==> flow/design.v <==
`timescale 1ns / 1ps
module FourBitCPU(rst, clk, opcode, address, myinput, myoutput, HLT, s_flag, z_flag, c_flag);
parameter n=4;
localparam DEPTH = 2**n;
input rst, clk;
input [3:0] opcode;
input [n-1:0] address;
input [7:0] myinput;
output reg [7:0] myoutput;
output reg HLT, s_flag, z_flag, c_flag;
reg [n-1:0] stackPoint;
reg [7:0] stackReg [0:DEPTH-1];
reg [7:0] mem [0:DEPTH-1];
reg [4:0] progCount;
integer i;
wire [n-1:0] addrNext = address + 1'b1;
wire [n-1:0] spDec    = stackPoint - 1'b1;
wire [7:0] memA   = mem[address];
wire [7:0] memA1  = mem[addrNext];
wire [7:0] mem0   = mem[0];
wire [7:0] stkTop = stackReg[stackPoint];
wire [8:0] sum    = {1'b0, memA} + {1'b0, myinput};
wire       borrow = (memA < myinput);
wire [7:0] andRes = memA & myinput;
wire [7:0] orRes  = memA | myinput;
wire [7:0] xorRes = memA ^ myinput;
always @(posedge clk)
begin
if (rst)
begin
  for (i=0; i<DEPTH; i=i+1)
    begin
      mem[i] <= i;
      stackReg[i] <= i;
    end
  c_flag <= 0;
  z_flag <= 0;
  s_flag <= 0;
  myoutput <= 0;
  HLT <= 0;
  progCount <= 0;
  stackPoint <= 4'b1110;
end
else if (progCount < 16 && !HLT)
begin
progCount <= progCount + 1;
case(opcode)
4'b0000:       
begin
  {c_flag, myoutput} <= sum;
  if (memA == 0) z_flag <= 1;
  s_flag <= 1'b0;
end
4'b0001:       
begin
  s_flag <= borrow;
  c_flag <= borrow;
  z_flag <= (memA == 0);
  myoutput <= memA;
end
4'b0010:       
begin
  mem[address] <= memA1;
  mem[addrNext] <= memA;
  myoutput <= memA1;
end
4'b0011:       
begin
  mem[address] <= mem0;
  if (mem0 == 0) z_flag <= 1;
  myoutput <= mem0;
end
4'b0100:       
begin
  myoutput <= memA >> 1;
end
4'b0101:       
begin
  mem[address] <= myinput;
  myoutput <= myinput;
  z_flag <= (myinput == 0);
end
4'b0110:       
begin
  myoutput <= memA;
  z_flag <= (memA == 0);
end
4'b0111:       
begin
  mem[address] <= andRes;
  myoutput <= andRes;
  if (andRes == 0) z_flag <= 1;
end
4'b1000:       
begin
  c_flag <= 0;
  z_flag <= 0;
  s_flag <= 0;
  myoutput <= memA;
end
4'b1001:       
begin
  mem[address] <= orRes;
  myoutput <= orRes;
  z_flag <= (orRes == 0);
  c_flag <= 1'b0;
  s_flag <= 1'b0;
end
4'b1010:       
begin
  mem[address] <= xorRes;
  myoutput <= xorRes;
  z_flag <= (xorRes == 0);
  c_flag <= 1'b0;
  s_flag <= 1'b0;
end
4'b1011:       
begin
  stackPoint <= spDec;
  stackReg[spDec] <= memA;
  myoutput <= memA;
end
4'b1100:       
begin
  mem[address] <= stkTop;
  stackPoint <= stackPoint + 1'b1;
  myoutput <= stkTop;
end
4'b1101:       
begin
  myoutput <= memA << 1;
  z_flag <= (memA == 0);
end
4'b1110:       
begin
  mem[address] <= ~memA;
  myoutput <= ~memA;
end
4'b1111:       
begin
  HLT <= 1'b1;
end
default: myoutput <= 0;
endcase
end
end
endmodule
* Tool chain data of FourBitCPU
The steps from the RTL of FourBitCPU to its reports follow in flow order.
Line numbers count from 1 in the design file above.
Not given: n/a
- Top module :: FourBitCPU
- Clock :: clk
- Library :: sky130hd
- Corner :: tt_025C_1v80

* Elaborated design
Counts by Yosys on the flattened word-level netlist (proc, flatten, opt, wreduce; memories kept). Print and check cells are left out. Cells with the same type and inputs are merged into one.
Yosys's memory passes give these memory sizes; they may raise the number of words (mostly to a power of two), join words into wider ones and drop unused or constant bits.
- Flip-flop bits (word level) :: 21
- Bits in writable memories :: 256
- Memories :: 2
- Input bits :: 18
- Output and inout port bits :: 12
- Elaborated cells :: 159
- Add/subtract/negate cells :: 5
- $lt $le $gt $ge :: 2
- Equality and inequality tests :: 18
- Multiplexer cells :: 81
- Bitwise logic cells :: 11
- Reduce/logical cells :: 33
** Memory list
- mem :: depth 16, width 8, line 13 : reg [7:0] mem [0:DEPTH-1];
- stackReg :: depth 16, width 8, line 12 : reg [7:0] stackReg [0:DEPTH-1];
** Operator list (count)
- two-way mux 8 bit :: 37
- OR reduction 15 bit :: 9
- parallel mux 8 bit (select 12 bit) :: 1
- logical NOT 8 bit :: 6
- equality test 4 bit (second input constant) :: 8
- two-way mux 4 bit :: 8
- two-way mux 1 bit :: 22
- parallel mux 1 bit (select 2 bit) :: 10
- equality test 4 x 3 -> 1 bit (second input constant) :: 4
- nonzero test 12 bit :: 1
- AND reduction 2 bit :: 5
- adder 8 x 8 -> 9 bit :: 1
- adder 4 x 1 -> 4 bit (second input constant) :: 2
- equality test 4 x 2 -> 1 bit (second input constant) :: 2
- OR reduction 4 bit :: 2
- < comparator 8 bit :: 1
- AND 8 bit :: 1
- bitwise OR 8 bit :: 1
- bitwise XOR 8 bit :: 1
- NOT 8 bit :: 1
- nonzero test 8 bit :: 1
- parallel mux 4 bit (select 2 bit) :: 1
- parallel mux 1 bit (select 8 bit) :: 1
- bitwise OR 1 bit :: 7
- inequality test 2 bit (second input constant) :: 3
- OR reduction 3 bit :: 2
- adder 5 x 1 -> 5 bit (second input constant) :: 1
- < comparator 5 bit (second input constant) :: 1
Not listed: further kinds 9, cells in them 10.

* Longest topological paths
Longest topological path by Yosys (ltp), each cell counted once; first at word level (registers and memories cut), then after technology mapping (sequential cells cut; the memories' decode and read muxes count).
- Word-level depth :: 12
- ABC_AREA :: 0
- Gate-level depth with buffers :: 19
- Mapped depth without buffers :: 15

* Netlist
The flow's flattened synthesis, as Yosys stat reports it; memories are mapped. The netlist is that of the ABC_AREA named above (0 if unset); the other value can give another one.
** Cell types
- sky130_fd_sc_hd__edfxtp_1 :: count 256, total area 7.69E+03 um^2
- sky130_fd_sc_hd__mux4_2 :: count 100, total area 2252.16 um^2
- sky130_fd_sc_hd__o22ai_1 :: count 117, total area 731.952 um^2
- sky130_fd_sc_hd__nor2_1 :: count 188, total area 705.677 um^2
- sky130_fd_sc_hd__dfxtp_1 :: count 25, total area 500.48 um^2
- sky130_fd_sc_hd__nand2_1 :: count 133, total area 499.229 um^2
- sky130_fd_sc_hd__ha_1 :: count 36, total area 450.432 um^2
- sky130_fd_sc_hd__a22oi_1 :: count 41, total area 307.795 um^2
- sky130_fd_sc_hd__a21oi_1 :: count 48, total area 240.23 um^2
- sky130_fd_sc_hd__clkbuf_1 :: count 62, total area 232.723 um^2
- sky130_fd_sc_hd__mux4_1 :: count 7, total area 183.926 um^2
- sky130_fd_sc_hd__nand3_1 :: count 33, total area 165.158 um^2
- sky130_fd_sc_hd__nand4_1 :: count 22, total area 137.632 um^2
- sky130_fd_sc_hd__inv_1 :: count 36, total area 135.13 um^2
- sky130_fd_sc_hd__nor3_1 :: count 27, total area 135.13 um^2
- sky130_fd_sc_hd__o21ai_0 :: count 27, total area 135.13 um^2
- sky130_fd_sc_hd__a221oi_1 :: count 13, total area 113.859 um^2
- sky130_fd_sc_hd__mux2i_1 :: count 11, total area 110.106 um^2
Other cell types: 53; their cells: 239.
- Cell count :: 1421
- Mapped area :: 16618.4 um^2
- Area of sequential cells :: 8187.9 um^2
- Flip-flop cells :: 281
- Buffer cells :: 120

* Path before layout
Path of least setup slack by OpenSTA after synthesis, without wires, with an ideal clock, recovery checks aside; 20% of the period is set as input and as output delay. Where synthesis merged equal registers, the netlist keeps one of their names.
- Kind :: input to register
- Start point :: in address[1]
- End point :: reg myoutput[7]
- Clock period :: 8.0 ns
- External input delay :: 1.600 ns
- Time at the first pin :: 1.600 ns
- Arrival time :: 5.252 ns
- Setup slack :: 2.626 ns
- Delay of the path :: 3.774 ns
- Stages on the path :: 17
- Buffers on the path :: 4
- Period reached after synthesis :: 5.374 ns
"delay of the path" is the arrival time less input delay plus setup time.
"stages on the path": output pins that drive a net of the path, with the launching flip-flop's if there is one; two outputs of one cell count as two.
"period reached after synthesis" is the clock period less the worst setup slack; recovery checks do not enter. This is arithmetic on one report: input and output delays are still those of the set period (20% each).
Between the ends stands the longest chain of elaborated cells between them, by number of cells; it is not shown to be the way that was timed. Of several equally long chains one is given.
Each line given opens the expression or statement behind the cell; cells for indexed reads and writes are added by Yosys, which also makes memories of some case tables.
A memory read counts as a cell of the chain, while the word-level depth stops at memories.
A register here has more assigning lines than the two given.
- Cells stage by stage :: sky130_fd_sc_hd__clkbuf_1 > sky130_fd_sc_hd__clkbuf_1 > sky130_fd_sc_hd__mux4_2 > sky130_fd_sc_hd__a22o_1 > sky130_fd_sc_hd__a221oi_2 > sky130_fd_sc_hd__clkbuf_1 > sky130_fd_sc_hd__clkbuf_1 > sky130_fd_sc_hd__inv_1 > sky130_fd_sc_hd__ha_1 > sky130_fd_sc_hd__nor2b_1 > sky130_fd_sc_hd__o21ai_0 > sky130_fd_sc_hd__a21oi_1 > sky130_fd_sc_hd__o21a_1 > sky130_fd_sc_hd__o211ai_1 > sky130_fd_sc_hd__a21oi_1 > sky130_fd_sc_hd__o21a_1 > sky130_fd_sc_hd__o311a_1
- Length of the longest elaborated chain :: 3
** RTL lines, path after synthesis
- from (decl) :: line 7 : input [n-1:0] address;
- memory read (16 x 8 bit) :: line 13 : reg [7:0] mem [0:DEPTH-1];
- adder 8 x 8 -> 9 bit :: line 22 : wire [8:0] sum    = {1'b0, memA} + {1'b0, myinput};
- parallel mux 8 bit (select 12 bit) :: line 47 : case(opcode)
- to (assign) :: line 59 : myoutput <= memA;
- to (assign) :: line 65 : myoutput <= memA1;
- to (decl) :: line 9 : output reg [7:0] myoutput;
Some nets on the timed path still bear RTL names; the line given drives or declares the net.
** Named nets, after synthesis
- memA[1] :: line 18 : wire [7:0] memA   = mem[address];

* Timing after layout
Path of least setup slack in the final report of run 2 (OpenROAD, finished layout, wires in). Where an end is a register, its clock arrival counts in the times.
- Kind :: input to register
- Start point :: in address[0]
- End point :: mem mem[13][3]
- Clock period :: 4.4 ns
- External input delay :: 0.88 ns
- Time at the first pin :: 0.88 ns
- Arrival time :: 4.33 ns
- Setup slack :: 0.36 ns
- Stages on the path :: 16
- Buffers on the path :: 5
- Cells stage by stage :: sky130_fd_sc_hd__buf_4 > sky130_fd_sc_hd__buf_12 > sky130_fd_sc_hd__buf_4 > sky130_fd_sc_hd__mux4_2 > sky130_fd_sc_hd__a22o_1 > sky130_fd_sc_hd__a221oi_4 > sky130_fd_sc_hd__inv_1 > sky130_fd_sc_hd__ha_1 > sky130_fd_sc_hd__inv_1 > sky130_fd_sc_hd__a21oi_1 > sky130_fd_sc_hd__a221oi_1 > sky130_fd_sc_hd__a2111oi_0 > sky130_fd_sc_hd__a211oi_2 > sky130_fd_sc_hd__buf_4 > sky130_fd_sc_hd__buf_12 > sky130_fd_sc_hd__a22oi_1
** RTL lines, path post-layout
- from (decl) :: line 7 : input [n-1:0] address;
- to (decl) :: line 13 : reg [7:0] mem [0:DEPTH-1];
Chain of elaborated cells between the ends: none given.
Some nets on the timed path still bear RTL names; the line given drives or declares the net.
** Named nets, post-layout
- memA[3] :: line 18 : wire [7:0] memA   = mem[address];

Data sheet: physical implementation of FourBitCPU

Top module FourBitCPU; platform sky130hd; tools Yosys and OpenROAD; 4 stored runs in no particular order. Input and output delays are each 20% of the period that was set; the output load is 0.01 pF.
"clock period reached" means the clock period less the worst setup slack. The figure is calculated, with input and output delays left at 20% of the set period.
"time of the worst setup path" means the part of the period allowed to the worst setup path (the constraints hold back 20% at inputs and 20% at outputs) less its slack; where the path has registers, the arrival times of their clocks count too.
By "total power of the final layout" is meant OpenSTA's value without simulated activity: inputs other than the clock are taken to toggle once in ten clock periods, and the tool carries that through the logic.

** Run 1
- Settings :: CAP_MARGIN=15; CELL_PAD_IN_SITES_GLOBAL_PLACEMENT=2; CORE_ASPECT_RATIO=1.15; CORE_UTILIZATION=69; CTS_CLUSTER_SIZE=25; GPL_ROUTABILITY_DRIVEN=1; GPL_TIMING_DRIVEN=0; MIN_ROUTING_LAYER=met1; PLACE_DENSITY_LB_ADDON=0.05; SLEW_MARGIN=25; TNS_END_PERCENT=40; period_ns=5.4; CORE_MARGIN=2
- Outcome :: did not finish, placement stopped with FLW-0024

** Run 2
- Settings :: CORE_ASPECT_RATIO=0.6; CORE_MARGIN=9; CTS_CLUSTER_DIAMETER=365; HOLD_SLACK_MARGIN=-0.03; TNS_END_PERCENT=85; period_ns=4.4; CAP_MARGIN=20; CORE_UTILIZATION=40; SLEW_MARGIN=20
- Utilization after layout :: 47.3 %
- Chip area after synthesis (Yosys) :: 16618.4 um^2
- Worst slack on setup checks :: 0.362 ns
- Time of the worst setup path :: 3.16 ns
- Worst setup path kind :: input to register
- Total power of the final layout :: 7.265 mW
- Total die area :: 49448.3 um^2
- Standard-cell area of the final layout :: 19281.0 um^2
- Clock period reached :: 4.038 ns

** Run 3
- Settings :: CORE_UTILIZATION=40; period_ns=5.73; CAP_MARGIN=20; CORE_MARGIN=2; SLEW_MARGIN=20
- Utilization after layout :: 45.7 %
- Chip area after synthesis (Yosys) :: 16618.4 um^2
- Worst slack on setup checks :: 1.137 ns
- Time of the worst setup path :: 3.45 ns
- Worst setup path kind :: input to register
- Total power of the final layout :: 5.607 mW
- Total die area :: 43193.3 um^2
- Standard-cell area of the final layout :: 18705.4 um^2
- Clock period reached :: 4.593 ns

** Run 4
- Settings :: CORE_UTILIZATION=40; period_ns=3.88; CAP_MARGIN=20; CORE_MARGIN=2; SLEW_MARGIN=20
- Utilization after layout :: 48.8 %
- Chip area after synthesis (Yosys) :: 16618.4 um^2
- Worst slack on setup checks :: 0.206 ns
- Time of the worst setup path :: 2.90 ns
- Worst setup path kind :: input to register
- Total power of the final layout :: 8.191 mW
- Total die area :: 43193.3 um^2
- Standard-cell area of the final layout :: 19962.9 um^2
- Clock period reached :: 3.674 ns
